==> flow/design.v <==
`timescale 1ns/1ps
module master_ahb(
  input  logic        clk_master,
  input  logic        rst_master,
  input  logic        HREADY,          
  input  logic [31:0] HRDATA,          
  input  logic [31:0] data_top,
  input  logic        write_top,       
  input  logic [3:0]  beat_length,     
  input  logic        enb,             
  input  logic [31:0] addr_top,
  input  logic        wrap_enb,        
  output logic [31:0] HADDR,
  output logic        HWRITE,
  output logic [2:0]  HSIZE,
  output logic [31:0] HWDATA,
  output logic [2:0]  HBURST,
  output logic [1:0]  HTRANS,
  output logic fifo_empty,
  output logic fifo_full
);
  typedef enum logic [2:0] {
    S_IDLE                = 3'b000,
    S_WRITE_ADDR          = 3'b001,
    S_WRITE_DATA          = 3'b010
  } state_t;
  state_t present_state, next_state;
  logic [31:0] addr_internal;
  logic [3:0]  count;         
  logic [3:0]  wr_ptr;
  logic [3:0]  rd_ptr;
  localparam int MEM_DEPTH = 16;
  logic [31:0] mem [0:MEM_DEPTH-1];
  logic next_HWRITE;
  logic [2:0] next_HSIZE;                
  logic [31:0] next_HWDATA;
  logic [2:0] next_HBURST;
  logic [1:0] next_HTRANS;
  logic [4:0] fifo_count;  
  logic push, pop;
  assign push = write_top && (fifo_count < MEM_DEPTH);
  assign pop  = (present_state == S_WRITE_DATA) && HREADY &&
                (HBURST == 3'b011 || HBURST == 3'b000) && (fifo_count > 0);
  assign fifo_empty = (fifo_count == 0);
  assign fifo_full  = (fifo_count >= MEM_DEPTH-1);  
  always_ff @(posedge clk_master or posedge rst_master) begin
    if (rst_master) begin
      wr_ptr        <= 4'd0;
      rd_ptr        <= 4'd0;
      addr_internal <= 32'h0;
      count         <= 4'd0;
      present_state <= S_IDLE;
      HWRITE        <= 1'b0;
      HSIZE         <= 3'b010;
      HWDATA        <= 32'h0;
      HBURST        <= 3'b000;
      HTRANS        <= 2'b00;
      fifo_count    <= 5'd0;
      for (int i = 0; i < MEM_DEPTH; i = i + 1) mem[i] <= 32'h0;
    end else begin
      if (push) begin
        mem[wr_ptr] <= data_top;
        wr_ptr <= wr_ptr + 1'b1;
      end
      if (pop) begin
        rd_ptr <= rd_ptr + 1'b1;
      end
      if (push && !pop)
        fifo_count <= fifo_count + 1'b1;
      else if (pop && !push)
        fifo_count <= fifo_count - 1'b1;
      present_state <= next_state;
      HWRITE <= next_HWRITE;
      HSIZE  <= next_HSIZE;
      HWDATA <= next_HWDATA;
      HBURST <= next_HBURST;
      HTRANS <= next_HTRANS;
      if (present_state == S_IDLE && next_state == S_WRITE_ADDR) begin
        addr_internal <= addr_top;
        count <= 4'd0;
      end
      if (present_state == S_WRITE_DATA && HREADY) begin
        if (HBURST == 3'b011) begin  
          count <= count + 1'b1;
          if (!wrap_enb) begin
            addr_internal <= addr_internal + 32'h4;
          end else begin
            if (addr_internal[3:0] == 4'hC)  
              addr_internal <= addr_internal - 32'hC;  
            else
              addr_internal <= addr_internal + 32'h4;
          end
        end else if (HBURST == 3'b000) begin  
          count <= 4'd0;  
        end
      end
    end
  end
  always_comb begin
    next_state    = present_state;
    next_HWRITE   = 1'b0;
    next_HSIZE    = 3'b010;
    next_HWDATA   = 32'h0;                 
    next_HBURST   = 3'b000;
    next_HTRANS   = 2'b00;
    case (present_state)
      S_IDLE: begin
        if (enb && HREADY && (fifo_count > 0)) begin
          if (beat_length == 1 && !wrap_enb) begin
            next_HWRITE = 1'b1;
            next_HBURST = 3'b000;  
            next_state = S_WRITE_ADDR;
          end else if (beat_length == 4) begin
            next_HWRITE = 1'b1;
            next_HBURST = 3'b011;  
            next_state = S_WRITE_ADDR;
          end
        end
      end
      S_WRITE_ADDR: begin
        next_HWRITE = 1'b1;
        next_HSIZE  = 3'b010;   
        next_HBURST = HBURST;   
        next_HTRANS = 2'b10;    
        next_state = S_WRITE_DATA;
      end
      S_WRITE_DATA: begin
        next_HWRITE = 1'b1;
        next_HSIZE  = 3'b010;
        next_HBURST = HBURST;   
        if (HBURST == 3'b000) begin
          if (fifo_count > 0)
            next_HWDATA = mem[rd_ptr];   
          else
            next_HWDATA = data_top;
          next_HTRANS = 2'b10;
          if (HREADY) next_state = S_IDLE;
        end
        else if (HBURST == 3'b011) begin
          if (fifo_count > 0) begin
            next_HWDATA = mem[rd_ptr];
          end else begin
            next_HWDATA = 32'h0;  
          end
          next_HTRANS = 2'b11;  
          if ((count == 4'd3) && HREADY) next_state = S_IDLE;
        end
      end
      default: next_state = S_IDLE;
    endcase
  end
  assign HADDR = addr_internal;
endmodule
---- Tool chain data of master_ahb ----
Tool output for the design above before and after an edit, in the order of the flow.
Lines under "before" count in the file above, lines under "after" in the edited file.
"difference" is "after" less "before", of the values as shown; "relative change" is that difference over "before", in percent.
Operators: Yosys type, input widths -> output width; for muxes data width and select width s.
Cell names lack the library's common part.
The mark -- stands for no value.
set-up
  top module .............................. master_ahb
  clock ................................... clk_master
  standard-cell library ................... sky130hd
  corner .................................. tt_025C_1v80

---- Diff ----
Unified diff, file above to edited file.
The edited RTL no longer does the same as the RTL above: the edit was made by script, with no optimisation intended.
begin of diff
@@ -44,19 +44,6 @@
   assign fifo_empty = (fifo_count == 0);
   assign fifo_full  = (fifo_count >= MEM_DEPTH-1);  
-  always_ff @(posedge clk_master or posedge rst_master) begin
-    if (rst_master) begin
-      wr_ptr        <= 4'd0;
-      rd_ptr        <= 4'd0;
-      addr_internal <= 32'h0;
-      count         <= 4'd0;
-      present_state <= S_IDLE;
-      HWRITE        <= 1'b0;
-      HSIZE         <= 3'b010;
-      HWDATA        <= 32'h0;
-      HBURST        <= 3'b000;
-      HTRANS        <= 2'b00;
-      fifo_count    <= 5'd0;
-      for (int i = 0; i < MEM_DEPTH; i = i + 1) mem[i] <= 32'h0;
-    end else begin
+  always_ff @(posedge clk_master) begin
+    begin
       if (push) begin
         mem[wr_ptr] <= data_top;
end of diff

---- Word level ----
Counts by Yosys on the flattened word-level netlist (proc, flatten, opt, wreduce). Print and check cells are left out. Cells with the same type and inputs are merged into one.
Yosys's memory passes give these memory sizes; they may raise the number of words (mostly to a power of two), join words into wider ones and drop unused or constant bits.
bit counts
  item                             before  after  difference  relative change (%)
  output and inout port bits       75      75     0           0.00
  register bits after elaboration  602     90     -512        -85.05
  memory bits (writable)           0       512    +512        --
  clocked read ports x word width  0       32     +32         --
  memories                         0       1      +1          --
memory list
  item                                          before  after
  shape (words x width / read and write ports)  none    mem 16x32 r1 w1
operators by class
  item                           before  after  difference  relative change (%)
  $add $sub $neg                 7       7      0           0.00
  equality and inequality tests  38      8      -30         -78.95
  reduce/logical cells           38      20     -18         -47.37
  order comparisons              3       3      0           0.00
  multiplexer cells              36      38     +2          +5.56
operator list
  cell                before  after  difference  relative change (%)
  $eq 4x4->1 const B  17      1      -16         -94.12
  $reduce_and 2->1    16      0      -16         -100.00
  $eq 4x3->1 const B  9       1      -8          -88.89
  $eq 4x2->1 const B  5       1      -4          -80.00
  $mux 4              4       6      +2          +50.00
  $eq 4x1->1 const B  3       1      -2          -66.67
  $logic_not 4->1     2       0      -2          -100.00
  $mux 1              3       4      +1          +33.33
  $pmux 32 s16        1       0      -1          -100.00
Unchanged operator kinds not shown: 25.

---- Longest topological paths ----
Depth = most cells in a row (Yosys ltp): at word level without a register or memory, in the mapped netlist without a sequential cell, where the memories' decode and read muxes count.
logic depth
  item                           before  after  difference  relative change (%)
  depth in word-level cells      12      12     0           0.00
  ABC_AREA                       0       0      --          --
  gate-level depth with buffers  14      11     -3          -21.43
  depth with buffers taken out   12      11     -1          -8.33

---- Netlist ----
The flow's flattened synthesis, as Yosys stat reports it; memories are mapped. The netlist is that of the ABC_AREA named above (0 if unset); the other value can give another one.
cells by type
  cell      before  after  difference  relative change (%)
  dfrtp_1   599     0      -599        -100.00
  mux2_2    531     1      -530        -99.81
  edfxtp_1  0       528    +528        --
  mux4_2    3       128    +125        +4166.67
  nand2_1   133     29     -104        -78.20
  a22oi_1   99      0      -99         -100.00
  dfxtp_1   0       76     +76         --
  clkbuf_1  100     40     -60         -60.00
  buf_1     61      4      -57         -93.44
  o21ai_0   58      14     -44         -75.86
  a211oi_1  14      42     +28         +200.00
  o221ai_1  24      0      -24         -100.00
  a221oi_1  21      3      -18         -85.71
  a21oi_1   65      50     -15         -23.08
  mux2i_1   22      37     +15         +68.18
  a222oi_1  15      0      -15         -100.00
  nand3_1   33      19     -14         -42.42
  and3_1    27      13     -14         -51.85
Unchanged cell types not shown: 6.
The list need not be complete.
synthesis totals
  item                      before   after    difference  relative change (%)
  chip area (Yosys) (um^2)  27338.7  23925.4  -3413.3     -12.49
  cell count                2178     1298     -880        -40.40
  mapped flip-flops         600      604      +4          +0.67
  buffers                   194      77       -117        -60.31

---- Worst setup path after synthesis ----
Path of least setup slack by OpenSTA after synthesis, without wires, with an ideal clock, recovery checks aside; 20% of the period is set as input and as output delay. Where synthesis merged equal registers, the netlist keeps one of their names.
timing after synthesis
  item                           before             after          difference  relative change (%)
  path kind                      reg-to-reg         input-to-reg   --          --
  start point                    reg fifo_count[3]  in write_top   --          --
  end point                      reg fifo_count[4]  mem mem[1][0]  --          --
  clock period (ps)              5000               5000           0           0.00
  path slack (ps)                1971               707            -1264       --
  data required time (ps)        4875               4539           -336        -6.89
  stages                         15                 3              -12         -80.00
  delay of the path (ps)         3029               3293           +264        +8.72
  path buffers                   2                  0              -2          -100.00
  library setup time (ps)        125                461            +336        --
  external input delay (ps)      --                 1000           --          --
  arrival (ps)                   2904               3832           +928        +31.96
  synthesis period reached (ps)  3029               4293           +1264       +41.73
"delay of the path" is the arrival time less input delay plus setup time.
"stages" counts driving pins, that of a launching flip-flop among them; a cell with two outputs on the path counts twice.
"synthesis period reached" = period - worst setup slack (recovery checks aside). The figure is calculated, with input and output delays left at 20% of the set period.
The rows between start and end are the longest chain of elaborated cells between them; the timing report does not say that the signal goes this way. Where chains are equally long, one stands for them.
Each line given opens the expression or statement behind the cell; cells for indexed reads and writes are added by Yosys, which also makes memories of some case tables.
A register here has more assigning lines than the two given.
between the ends, after synthesis, before
  path through ............................ dfrtp_1 -> or4_1 -> or2_1 -> buf_2 -> and3_1 -> clkbuf_1 -> inv_1 -> ha_1 -> inv_1 -> fa_1 -> a21o_1 -> a21oi_1 -> xnor2_1 -> nor2_1 -> xor2_1
  cells in the longest elaborated chain ... 6
  elaborated cells between the ends (all ways) .. 13
  classes of those cells .................. add/sub (2); compare (2); mux (2); reduce/logical (7)
RTL lines, path after synthesis, before
  item               line  text
  from (decl)        39    logic [4:0] fifo_count;
  from (assign)      69    fifo_count <= fifo_count + 1'b1;
  from (assign)      71    fifo_count <= fifo_count - 1'b1;
  $lt 5x5->1         41    assign push = write_top && (fifo_count < MEM_DEPTH);
  $logic_and 1x1->1  41
  $logic_not 1->1    70    else if (pop && !push)
  $logic_and 1x1->1  70
  $mux 5             70
  $mux 5             68    if (push && !pop)
  to (assign)        69
  to (assign)        71
  to (decl)          39
after: Only ways into the end's enable, where the timed path ends, are counted here.
between the ends, after synthesis, after
  path through ............................ nor2b_1 -> nand2_1 -> nor3_1
  cells in the longest elaborated chain ... 2
  elaborated cells between the ends (all ways) .. 3
  classes of those cells .................. mux (2); reduce/logical (1)
RTL lines, path after synthesis, after
  item               line  text
  from (decl)        8     input  logic        write_top,
  $logic_and 1x1->1  41    assign push = write_top && (fifo_count < MEM_DEPTH);
  $mux 4             48    if (push) begin
  to (decl)          33    logic [31:0] mem [0:MEM_DEPTH-1];

---- Path in the finished layout ----
From the final timing report of each run of pair A: the path of least setup slack in the routed layout; clock arrival at registers is part of the times.
The path's times are printed in steps of 10 ps; the period is the one set.
timing after layout
  item                        before             after              difference  relative change (%)
  path kind                   reg-to-output      reg-to-output      --          --
  start point                 reg fifo_count[0]  reg fifo_count[0]  --          --
  end point                   out fifo_empty     out fifo_empty     --          --
  stages                      6                  5                  -1          -16.67
  clock period (ps)           3840               3840               0           0.00
  external output delay (ps)  770                770                0           0.00
  arrival (ps)                2720               2250               -470        -17.28
  path buffers                2                  1                  -1          -50.00
  data required time (ps)     3070               3070               0           0.00
  path slack (ps)             350                820                +470        --
The rows between start and end are the longest chain of elaborated cells between them; the timing report does not say that the signal goes this way. Where chains are equally long, one stands for them.
A register here has more assigning lines than the two given.
between the ends, after layout, before
  path through ............................ dfrtp_1 -> or4_1 -> or2_1 -> buf_4 -> clkinv_2 -> clkdlybuf4s50_1
  cells in the longest elaborated chain ... 1
  elaborated cells between the ends (all ways) .. 1
  classes of those cells .................. reduce/logical (1)
RTL lines, path after layout, before
  item             line  text
  from (decl)      39    logic [4:0] fifo_count;
  from (assign)    69    fifo_count <= fifo_count + 1'b1;
  from (assign)    71    fifo_count <= fifo_count - 1'b1;
  $logic_not 5->1  44    assign fifo_empty = (fifo_count == 0);
  to (decl)        19    output logic fifo_empty,
between the ends, after layout, after
  path through ............................ edfxtp_1 -> nor3_1 -> nand2_1 -> clkinv_1 -> clkdlybuf4s50_1
  cells in the longest elaborated chain ... 1
  elaborated cells between the ends (all ways) .. 1
  classes of those cells .................. reduce/logical (1)
RTL lines, path after layout, after
  item             line  text
  from (decl)      39    logic [4:0] fifo_count;
  from (assign)    56    fifo_count <= fifo_count + 1'b1;
  from (assign)    58    fifo_count <= fifo_count - 1'b1;
  $logic_not 5->1  44    assign fifo_empty = (fifo_count == 0);
  to (decl)        19    output logic fifo_empty,

---- Measured runs ----
Runs of the flow (Yosys, OpenROAD) on both versions; the two runs of a pair have the same settings. The constraints put input and output delay at 20% of the set period each and load the outputs with 0.01 pF.
flow settings, pair A
  PLACE_DENSITY ........................... 0.6
  period_ns ............................... 3.84
  CAP_MARGIN .............................. 20
  CORE_MARGIN ............................. 2
  CORE_UTILIZATION ........................ 40
  SLEW_MARGIN ............................. 20
results, pair A
  item                                     before   after    difference  relative change (%)
  post-route utilization (%)               48.1     48.5     +0.4        --
  summed negative setup slack (ps)         0        0        0           --
  clock period reached (ps)                3490     3021     -469        -13.44
  standard-cell area after routing (um^2)  32386.1  28707.5  -3678.6     -11.36
  setup slack of the critical path (ps)    350      819      +469        --
  worst hold slack (ps)                    498      473      -25         --
  area of the synthesized netlist (um^2)   27338.7  23925.4  -3413.3     -12.49
  total power of the final layout (mW)     21.199   14.954   -6.245      -29.46
  area of the die (um^2)                   70453.1  61787.0  -8666.1     -12.30
By "clock period reached" is meant the clock period of the run minus its worst setup slack. This is arithmetic on one report: input and output delays are still those of the set period (20% each).
By "total power of the final layout" is meant OpenSTA's value without simulated activity: inputs other than the clock are taken to toggle once in ten clock periods, and the tool carries that through the logic.
